==> flow/design.v <==
module Conv(
  clk,
  rst_n,
  image_valid,
  filter_valid,
  in_data,
  out_valid,
  out_data
);
input clk,rst_n,image_valid,filter_valid;
input [2:0] in_data;
output logic [8:0]out_data;
output logic out_valid;
logic [2:0] A,B,C,D,E,F,G,H,I;
logic [2:0] A1,A2,A3,A4,A5,A6,A7,A8,B1,B2,B3,B4,B5,B6,B7,B8,C1,C2,C3,C4,C5,C6,C7,C8,D1,D2,D3,D4,D5,D6,D7,D8,E1,E2,E3,E4,E5,E6,E7,E8,F1,F2,F3,F4,F5,F6,F7,F8,G1,G2,G3,G4,G5,G6,G7,G8,H1,H2,H3,H4,H5,H6,H7,H8;
logic [5:0] cntin;
logic [5:0] cnt_mul;
logic [3:0] cnt_out;
logic [8:0] CO1,CO2,CO3,CO4;
logic [8:0] CON1,CON2,CON3,CON4,CON5,CON6,CON7,CON8,CON9,CON10,CON11,CON12,CON13,CON14,CON15,CON16,CON17,CON18,CON19,CON20,CON21,CON22,CON23,CON24,CON25,CON26,CON27,CON28,CON29,CON30,CON31,CON32,CON33,CON34,CON35,CON36;
logic [2:0] i1,i2,i3,i4,i5,i6,i7,i8,i9;
logic [1:0] c_state, n_state;
logic [8:0] comp1,comp2,sol,temp_con;
parameter GET_dATA= 2'b00,MUL= 2'b01,OUT = 2'b10;
	assign comp1 = (CO1>CO2)? CO1 : CO2;
	assign comp2 = (CO3>CO4)? CO3 : CO4;
	assign sol = (comp1 >comp2)? comp1 : comp2;
always_ff @(posedge clk or negedge rst_n)
begin
	if (!rst_n) 
	begin
		out_data <= 0;
		out_valid <= 0 ;
		c_state <= 2'b00;
		cntin <=0;
		cnt_out<=0;
		cnt_mul<=0;
	end
    else        
	begin
	c_state <= n_state;
		case (c_state)
		  GET_dATA: 
			begin
				out_valid <= 0 ;
				out_data <=0;
				cnt_out<=0;
				if (filter_valid)
				begin
					A<=B;B<=C;C<=D;
					D<=E;E<=F;F<=G;
					G<=H;H<=I;I<=in_data;
				end
				else if (image_valid)
				begin
					cntin<=cntin+1;
					A1<=A2;A2<=A3;A3<=A4;A4<=A5;A5<=A6;A6<=A7;A7<=A8;A8<=B1;
					B1<=B2;B2<=B3;B3<=B4;B4<=B5;B5<=B6;B6<=B7;B7<=B8;B8<=C1;
					C1<=C2;C2<=C3;C3<=C4;C4<=C5;C5<=C6;C6<=C7;C7<=C8;C8<=D1;
					D1<=D2;D2<=D3;D3<=D4;D4<=D5;D5<=D6;D6<=D7;D7<=D8;D8<=E1;
					E1<=E2;E2<=E3;E3<=E4;E4<=E5;E5<=E6;E6<=E7;E7<=E8;E8<=F1;
					F1<=F2;F2<=F3;F3<=F4;F4<=F5;F5<=F6;F6<=F7;F7<=F8;F8<=G1;
					G1<=G2;G2<=G3;G3<=G4;G4<=G5;G5<=G6;G6<=G7;G7<=G8;G8<=H1;
					H1<=H2;H2<=H3;H3<=H4;H4<=H5;H5<=H6;H6<=H7;H7<=H8;H8<=in_data;
				end
			end
		  MUL: 
			begin
				cntin<=0;
				cnt_mul<=cnt_mul+1;
				CON1<=CON2;CON2<=CON3;CON3<=CON4;CON4<=CON5;CON5<=CON6;CON6<=CON7;CON7<=CON8;CON8<=CON9;CON9<=CON10;
				CON10<=CON11;CON11<=CON12;CON12<=CON13;CON13<=CON14;CON14<=CON15;CON15<=CON16;CON16<=CON17;CON17<=CON18;CON18<=CON19;CON19<=CON20;
				CON20<=CON21;CON21<=CON22;CON22<=CON23;CON23<=CON24;CON24<=CON25;CON25<=CON26;CON26<=CON27;CON27<=CON28;CON28<=CON29;CON29<=CON30;
				CON30<=CON31;CON31<=CON32;CON32<=CON33;CON33<=CON34;CON34<=CON35;CON35<=CON36;CON36<=temp_con;
				if (cnt_mul==0)begin
					i1<=A1;
					i2<=A2;i3<=A3;i4<=B1;i5<=B2;i6<=B3;i7<=C1;i8<=C2;i9<=C3;
				end
				else if(cnt_mul==1)begin
					i1<=A2;
					i2<=A3;i3<=A4;i4<=B2;i5<=B3;i6<=B4;i7<=C2;i8<=C3;i9<=C4;			
				end
				else if(cnt_mul==2)begin
					i1<=A3;
					i2<=A4;i3<=A5;i4<=B3;i5<=B4;i6<=B5;i7<=C3;i8<=C4;i9<=C5;				
				end
				else if(cnt_mul==3)begin
					i1<=A4;
					i2<=A5;i3<=A6;i4<=B4;i5<=B5;i6<=B6;i7<=C4;i8<=C5;i9<=C6;		
				end
				else if(cnt_mul==4)begin
					i1<=A5
					;i2<=A6;i3<=A7;i4<=B5;i5<=B6;i6<=B7;i7<=C5;i8<=C6;i9<=C7;					
				end
				else if(cnt_mul==5)begin
					i1<=A6;
					i2<=A7;i3<=A8;i4<=B6;i5<=B7;i6<=B8;i7<=C6;i8<=C7;i9<=C8;				
				end
				else if(cnt_mul==6)begin
					i1<=B1;
					i2<=B2;i3<=B3;i4<=C1;i5<=C2;i6<=C3;i7<=D1;i8<=D2;i9<=D3;
				end
				else if(cnt_mul==7)begin
					i1<=B2;
					i2<=B3;i3<=B4;i4<=C2;i5<=C3;i6<=C4;i7<=D2;i8<=D3;i9<=D4;			
				end
				else if(cnt_mul==8)begin
					i1<=B3;
					i2<=B4;i3<=B5;i4<=C3;i5<=C4;i6<=C5;i7<=D3;i8<=D4;i9<=D5;				
				end
				else if(cnt_mul==9)begin
					i1<=B4;
					i2<=B5;i3<=B6;i4<=C4;i5<=C5;i6<=C6;i7<=D4;i8<=D5;i9<=D6;		
				end
				else if(cnt_mul==10)begin
					i1<=B5;
					i2<=B6;i3<=B7;i4<=C5;i5<=C6;i6<=C7;i7<=D5;i8<=D6;i9<=D7;					
				end
				else if(cnt_mul==11)begin
					i1<=B6;
					i2<=B7;i3<=B8;i4<=C6;i5<=C7;i6<=C8;i7<=D6;i8<=D7;i9<=D8;						
				end
				else if(cnt_mul==12)begin
					i1<=C1;
					i2<=C2;i3<=C3;i4<=D1;i5<=D2;i6<=D3;i7<=E1;i8<=E2;i9<=E3;
				end
				else if(cnt_mul==13)begin
					i1<=C2;
					i2<=C3;i3<=C4;i4<=D2;i5<=D3;i6<=D4;i7<=E2;i8<=E3;i9<=E4;			
				end
				else if(cnt_mul==14)begin
					i1<=C3;
					i2<=C4;i3<=C5;i4<=D3;i5<=D4;i6<=D5;i7<=E3;i8<=E4;i9<=E5;				
				end
				else if(cnt_mul==15)begin
					i1<=C4;
					i2<=C5;i3<=C6;i4<=D4;i5<=D5;i6<=D6;i7<=E4;i8<=E5;i9<=E6;		
				end
				else if(cnt_mul==16)begin
					i1<=C5;
					i2<=C6;i3<=C7;i4<=D5;i5<=D6;i6<=D7;i7<=E5;i8<=E6;i9<=E7;					
				end
				else if(cnt_mul==17)begin
					i1<=C6;
					i2<=C7;i3<=C8;i4<=D6;i5<=D7;i6<=D8;i7<=E6;i8<=E7;i9<=E8;	
				end	
				else if (cnt_mul==18)begin
					i1<=D1;
					i2<=D2;i3<=D3;i4<=E1;i5<=E2;i6<=E3;i7<=F1;i8<=F2;i9<=F3;
				end
				else if(cnt_mul==19)begin
					i1<=D2;
					i2<=D3;i3<=D4;i4<=E2;i5<=E3;i6<=E4;i7<=F2;i8<=F3;i9<=F4;			
				end
				else if(cnt_mul==20)begin
					i1<=D3;
					i2<=D4;i3<=D5;i4<=E3;i5<=E4;i6<=E5;i7<=F3;i8<=F4;i9<=F5;				
				end
				else if(cnt_mul==21)begin
					i1<=D4;
					i2<=D5;i3<=D6;i4<=E4;i5<=E5;i6<=E6;i7<=F4;i8<=F5;i9<=F6;		
				end
				else if(cnt_mul==22)begin
					i1<=D5;
					i2<=D6;i3<=D7;i4<=E5;i5<=E6;i6<=E7;i7<=F5;i8<=F6;i9<=F7;					
				end
				else if(cnt_mul==23)begin
					i1<=D6;
					i2<=D7;i3<=D8;i4<=E6;i5<=E7;i6<=E8;i7<=F6;i8<=F7;i9<=F8;	
				end
				else if(cnt_mul==24)begin
					i1<=E1;
					i2<=E2;i3<=E3;i4<=F1;i5<=F2;i6<=F3;i7<=G1;i8<=G2;i9<=G3;
				end
				else if(cnt_mul==25)begin
					i1<=E2;
					i2<=E3;i3<=E4;i4<=F2;i5<=F3;i6<=F4;i7<=G2;i8<=G3;i9<=G4;			
				end
				else if(cnt_mul==26)begin
					i1<=E3;
					i2<=E4;i3<=E5;i4<=F3;i5<=F4;i6<=F5;i7<=G3;i8<=G4;i9<=G5;				
				end
				else if(cnt_mul==27)begin
					i1<=E4;
					i2<=E5;i3<=E6;i4<=F4;i5<=F5;i6<=F6;i7<=G4;i8<=G5;i9<=G6;		
				end
				else if(cnt_mul==28)begin
					i1<=E5;
					i2<=E6;i3<=E7;i4<=F5;i5<=F6;i6<=F7;i7<=G5;i8<=G6;i9<=G7;					
				end
				else if(cnt_mul==29)begin
					i1<=E6;
					i2<=E7;i3<=E8;i4<=F6;i5<=F7;i6<=F8;i7<=G6;i8<=G7;i9<=G8;	
				end	
				else if(cnt_mul==30)begin
					i1<=F1;
					i2<=F2;i3<=F3;i4<=G1;i5<=G2;i6<=G3;i7<=H1;i8<=H2;i9<=H3;
				end
				else if(cnt_mul==31)begin
					i1<=F2;
					i2<=F3;i3<=F4;i4<=G2;i5<=G3;i6<=G4;i7<=H2;i8<=H3;i9<=H4;			
				end
				else if(cnt_mul==32)begin
					i1<=F3;
					i2<=F4;i3<=F5;i4<=G3;i5<=G4;i6<=G5;i7<=H3;i8<=H4;i9<=H5;				
				end
				else if(cnt_mul==33)begin
					i1<=F4;
					i2<=F5;i3<=F6;i4<=G4;i5<=G5;i6<=G6;i7<=H4;i8<=H5;i9<=H6;		
				end
				else if(cnt_mul==34)begin
					i1<=F5;
					i2<=F6;i3<=F7;i4<=G5;i5<=G6;i6<=G7;i7<=H5;i8<=H6;i9<=H7;					
				end
				else if(cnt_mul==35)begin
					i1<=F6;
					i2<=F7;i3<=F8;i4<=G6;i5<=G7;i6<=G8;i7<=H6;i8<=H7;i9<=H8;	
				end
			end
		  OUT:
			begin
				cnt_mul<=0;
				cnt_out<=cnt_out+1;
				cntin <=0;
				CO1 <= CON1;CON1<=CON3;CON3<=CON5;CON5<=CON13;CON13<=CON15;CON15<=CON17;CON17<=CON25;CON25<=CON27;CON27<=CON29;
				CO2 <= CON2;CON2<=CON4;CON4<=CON6;CON6<=CON14;CON14<=CON16;CON16<=CON18;CON18<=CON26;CON26<=CON28;CON28<=CON30;
				CO3 <= CON7;CON7<=CON9;CON9<=CON11;CON11<=CON19;CON19<=CON21;CON21<=CON23;CON23<=CON31;CON31<=CON33;CON33<=CON35;
				CO4 <= CON8;CON8<=CON10;CON10<=CON12;CON12<=CON20;CON20<=CON22;CON22<=CON24;CON24<=CON32;CON32<=CON34;CON34<=CON36;
				if (cnt_out > 0 && cnt_out < 10)
				begin
					out_data<=sol;
					out_valid <= 1;
				end
			end
		endcase
    end
end	
always_comb      
begin
	n_state ='bx;
	case (c_state)
		GET_dATA: 
		    begin
			if (image_valid||filter_valid) 
				begin
				if(cntin==63) n_state = MUL;
				else n_state = GET_dATA;
				end 
			else 
				begin
				n_state = GET_dATA;
				end
			end
		MUL:
			begin
				if(cnt_mul==36)
				n_state = OUT;	
				else 
				n_state = MUL;
			end
		OUT:
			begin
			if (cnt_out == 9) n_state = GET_dATA;
			else n_state = OUT;
			end
	endcase
	temp_con = A*i1+B*i2+C*i3+D*i4+E*i5+F*i6+G*i7+H*i8+I*i9;
end
endmodule
# ---- Reports on Conv
# Tool output for the design above, in the order of the flow.
# Lines are those of the file above, counted from 1.
# Cell names lack the library's common part.
# The mark - stands for no value.
dict set report inputs {
  design {Conv}
  clock_port {clk}
  lib {sky130hd}
  pvt_corner {tt_025C_1v80}
}

# ---- Word level
# Yosys after proc, flatten, opt, wreduce and memory -nomap, before mapping. Memory bits, and registers merged into a memory's read port (data or address), are not among the register bits. Print and check cells are not counted.
dict set report word_totals {
  regBits 634
  latchBits 0
  ramBits 0
  mem_bits_ro 0
  clocked_rd_ports_x_width 0
  mem_count 0
  inputBits 7
  output_inout_bits 10
  word_cells 587
}
dict set report op_classes {
  addsub 11
  multipliers 9
  div_mod_pow 0
  cmp 5
  eq_ne 43
  shift 0
  muxes 373
  logic 1
  reduce_and_logical 17
}
# operator n
set ops {}
lappend ops {{two-way mux 3 bit} 324}
lappend ops {{case mux 9 bit (select 2 bit)} 33}
lappend ops {{multiplier 3 x 3 -> 6 bit} 9}
lappend ops {{equality test 6 x 5 -> 1 bit with constant B} 16}
lappend ops {{equality test 6 x 4 -> 1 bit with constant B} 8}
lappend ops {{adder 9 x 6 -> 9 bit} 5}
lappend ops {{nonzero test 36 bit} 1}
lappend ops {{equality test 6 bit with constant B} 6}
lappend ops {{two-way mux 9 bit} 4}
lappend ops {{greater-than comparator 9 bit} 3}
lappend ops {{equality test 6 x 3 -> 1 bit with constant B} 4}
lappend ops {{case mux 6 bit (select 2 bit)} 2}
lappend ops {{adder 6 x 1 -> 6 bit with constant B} 2}
lappend ops {{equality test 6 x 2 -> 1 bit with constant B} 2}
lappend ops {{two-way mux 6 bit} 2}
lappend ops {{AND reduction 3 bit} 3}
lappend ops {{adder 8 x 6 -> 9 bit} 1}
lappend ops {{AND reduction 2 bit} 4}
lappend ops {{adder 7 x 6 -> 8 bit} 1}
lappend ops {{case mux 4 bit (select 2 bit)} 1}
lappend ops {{adder 6 x 6 -> 7 bit} 1}
lappend ops {{inequality test 2 bit with constant B} 3}
lappend ops {{nonzero test 2 bit} 3}
lappend ops {{equality test 6 x 1 -> 1 bit with constant B} 1}
lappend ops {{zero test 6 bit} 1}
lappend ops {{case mux 2 bit (select 3 bit)} 1}
lappend ops {{adder 4 x 1 -> 4 bit with constant B} 1}
lappend ops {{greater-than comparator 4 x 1 -> 1 bit with constant B} 1}
# Not listed: further kinds 13, cells in them 16.

# ---- Logic depth
# Yosys ltp: most cells in a row. Word level: on the elaborated netlist, between registers, memories and ports. Mapped: between sequential cells and ports; inverters and the memories' decode and read muxes count.
dict set report depth {
  word_depth 37
  abc_area 1
  mapped_depth 41
  ltp_nobuf 40
}

# ---- Netlist
# The flow's flattened synthesis, as Yosys stat reports it; memories are mapped. The netlist is that of the ABC_AREA named above (0 if unset); the other value can give another one.
# The area totals of this step are shown rounded.
dict set report mapped {
  stdcells 4225
  yosys_area_um2 36700
  sequential_area_um2 18900
  ffs 635
  n_buf 218
}
# type n area_total_um2
set types {}
lappend types {edfxtp_1 606 1.82E+04}
lappend types {nand2_1 1376 5.16E+03}
lappend types {o21ai_0 435 2.18E+03}
lappend types {inv_1 554 2.08E+03}
lappend types {a21oi_1 323 1616.55}
lappend types {fa_1 67 1.34E+03}
lappend types {ha_1 83 1.04E+03}
lappend types {a221oi_1 110 963.424}
lappend types {dfrtp_1 28 700.672}
lappend types {clkbuf_1 149 559.286}
lappend types {nor2_1 144 540.518}
lappend types {o21ai_1 47 235.226}
lappend types {buf_2 43 215.206}
lappend types {a31oi_1 32 200.192}
lappend types {nand3_1 39 195.187}
lappend types {a211oi_1 17 127.622}
lappend types {o21bai_1 17 127.622}
lappend types {o211ai_1 14 105.101}
# Other cell types: 38; their cells: 141.

# ---- Path before layout
# Path of least setup slack by OpenSTA after synthesis, without wires, with an ideal clock, recovery checks aside; 20% of the period is set as input and as output delay. Where synthesis merged equal registers, the netlist keeps one of their names.
dict set report synth_timing {
  path_type {input -> register}
  from {input port filter_valid}
  to {register A1[0]}
  tclk_ps 6000
  input_delay_ps 1200
  setup_time_ps 747
  launch_ps 1200
  t_arrival_ps 9302
  required_time_ps 5253
  path_slack_ps -4049
  delay_ps 8849
  path_stages 3
  path_buffers 0
  period_less_setup_slack_ps 10049
}
# "delay_ps" is the arrival time less input delay plus setup time.
# "path_stages": output pins that drive a net of the path, with the launching flip-flop's if there is one; two outputs of one cell count as two.
# "period_less_setup_slack_ps" is the clock period less the worst setup slack; recovery checks do not enter. This is arithmetic on one report: input and output delays are still those of the set period (20% each).
# The rows between start and end are the longest chain of elaborated cells between them; the timing report does not say that the signal goes this way. Where chains are equally long, one stands for them.
# A line is the first line of the expression or statement that the cell stems from. Yosys adds cells for indexed reads and writes and turns some case tables into memories.
dict set report synth_between {
  path_cell_list {inv_1 > nand3_1 > nor2_1}
  elab_chain_cells 2
  cone_cells 2
  cone_lines 0
  classes_between {1 x logic; 1 x reduce/logical}
}
# item line
set synth_rtl {}
lappend synth_rtl {{start, declared} 10} ;# input clk,rst_n,image_valid,filter_valid;
lappend synth_rtl {{NOT 1 bit} -}
lappend synth_rtl {{AND reduction 4 bit} -}
lappend synth_rtl {{end, assigned} 57} ;# A1<=A2;A2<=A3;A3<=A4;A4<=A5;A5<=A6;A6<=A7;A7<=A8;A8<=B1;
lappend synth_rtl {{end, declared} 15} ;# logic [2:0] A1,A2,A3,A4,A5,A6,A7,A8,B1,B2,B3,B4,B5,B6,B7,B8,C1,C2,C3,C4,C5,C6,C7,C8,D1,D2,D3,D4,D5,D6,D7,D8,E1 ...

# ---- Path in the finished layout
# From the final timing report of flow run 1: the path of least setup slack in the routed layout; clock arrival at registers is part of the times.
# The path's times are printed in steps of 10 ps; the period is the one set.
dict set report layout_timing {
  path_type {register -> register}
  from {register C[2]}
  to {register CON36[8]}
  tclk_ps 6000
  setup_time_ps 220
  launch_ps 600
  t_arrival_ps 5850
  required_time_ps 6370
  path_slack_ps 520
  path_stages 21
  path_buffers 0
}
# The rows between start and end are the longest chain of elaborated cells between them; the timing report does not say that the signal goes this way. Where chains are equally long, one stands for them.
dict set report layout_between {
  path_cell_list {edfxtp_1 > nand2_1 > fa_1 > fa_1 > inv_1 > fa_1 > inv_1 > fa_1 > fa_1 > fa_1 > inv_1 > ha_1 > ha_1 > fa_1 > nand3_1 > and2_1 > inv_1 > a21oi_1 > nor2_1 > nor2_1 > xor2_1}
  elab_chain_cells 8
  cone_cells 8
  cone_lines 1
  classes_between {7 x add/sub; 1 x mul}
}
# item line
set layout_rtl {}
lappend layout_rtl {{start, declared} 14} ;# logic [2:0] A,B,C,D,E,F,G,H,I;
lappend layout_rtl {{start, assigned} 50} ;# A<=B;B<=C;C<=D;
lappend layout_rtl {{multiplier 3 x 3 -> 6 bit} 267} ;# temp_con = A*i1+B*i2+C*i3+D*i4+E*i5+F*i6+G*i7+H*i8+I*i9;
lappend layout_rtl {{adder 7 x 6 -> 8 bit} 267}
lappend layout_rtl {{adder 8 x 6 -> 9 bit} 267}
lappend layout_rtl {{adder 9 x 6 -> 9 bit x5} 267}
lappend layout_rtl {{end, assigned} 74} ;# CON30<=CON31;CON31<=CON32;CON32<=CON33;CON33<=CON34;CON34<=CON35;CON35<=CON36;CON36<=temp_con;
lappend layout_rtl {{end, declared} 20} ;# logic [8:0] CON1,CON2,CON3,CON4,CON5,CON6,CON7,CON8,CON9,CON10,CON11,CON12,CON13,CON14,CON15,CON16,CON17,CON18 ...

# Settings and measured results of 4 stored flow runs for module Conv (sky130hd), not sorted in any way. The constraints put input and output delay at 20% of the set period each and load the outputs with 0.01 pF.
# "achieved_period_ps" is the run's clock period less its worst setup slack. It is reckoned from that one timing run; input and output delays stay at 20% of the period that was set.
# "worst_path_ps" = time allowed to the worst setup path (clock period - input delay - output delay, where it has them) - its slack; a late launch clock adds to it, a late capture clock takes from it.
# "totalPower_mw" is the tool's figure for a default switching activity; nothing was simulated.
# "worst_path_ps" is known to 10 ps.
# Measured values are rounded.
run="flow run 1" settings ABC_AREA=1 CORE_MARGIN=8 CORE_UTILIZATION=40 CTS_CLUSTER_DIAMETER=265 CTS_CLUSTER_SIZE=47 PLACE_DENSITY_LB_ADDON=0.28 SETUP_SLACK_MARGIN=0.07 SLEW_MARGIN=0 period_ns=6.0 CAP_MARGIN=20
run="flow run 1" results final_stdcell_area_um2=38500 synth_area_um2=36700 timing.setup.ws_ps=521 achieved_period_ps=5479 totalPower_mw=7.45 die_footprint_um2=102000 tns_ps=0 finalUtil_frac=0.422 worst_path_ps=5480 critical_path_kind="register -> register" timing.hold.ws_ps=439
run="flow run 2" settings ABC_AREA=1 CAP_MARGIN=5 CTS_CLUSTER_SIZE=77 period_ns=6.0 CORE_MARGIN=2 CORE_UTILIZATION=40 SLEW_MARGIN=20
run="flow run 2" results final_stdcell_area_um2=40300 synth_area_um2=36700 timing.setup.ws_ps=532 achieved_period_ps=5468 totalPower_mw=9.87 die_footprint_um2=94100 tns_ps=0 finalUtil_frac=0.442 worst_path_ps=5470 critical_path_kind="register -> register" timing.hold.ws_ps=416
run="flow run 3" settings ABC_AREA=0 CORE_UTILIZATION=40 CTS_CLUSTER_DIAMETER=168 SETUP_SLACK_MARGIN=0.07 SLEW_MARGIN=0 period_ns=6.0 CAP_MARGIN=20 CORE_MARGIN=2
run="flow run 3" results final_stdcell_area_um2=40900 synth_area_um2=36800 timing.setup.ws_ps=405 achieved_period_ps=5595 totalPower_mw=10.2 die_footprint_um2=94500 tns_ps=0 finalUtil_frac=0.446 worst_path_ps=5600 critical_path_kind="register -> register" timing.hold.ws_ps=420
run="flow run 4" settings CORE_UTILIZATION=40 period_ns=6.0 CAP_MARGIN=20 CORE_MARGIN=2 SLEW_MARGIN=20
run="flow run 4" results final_stdcell_area_um2=40900 synth_area_um2=36800 timing.setup.ws_ps=420 achieved_period_ps=5580 totalPower_mw=10.2 die_footprint_um2=94500 tns_ps=0 finalUtil_frac=0.447 worst_path_ps=5580 critical_path_kind="register -> register" timing.hold.ws_ps=418
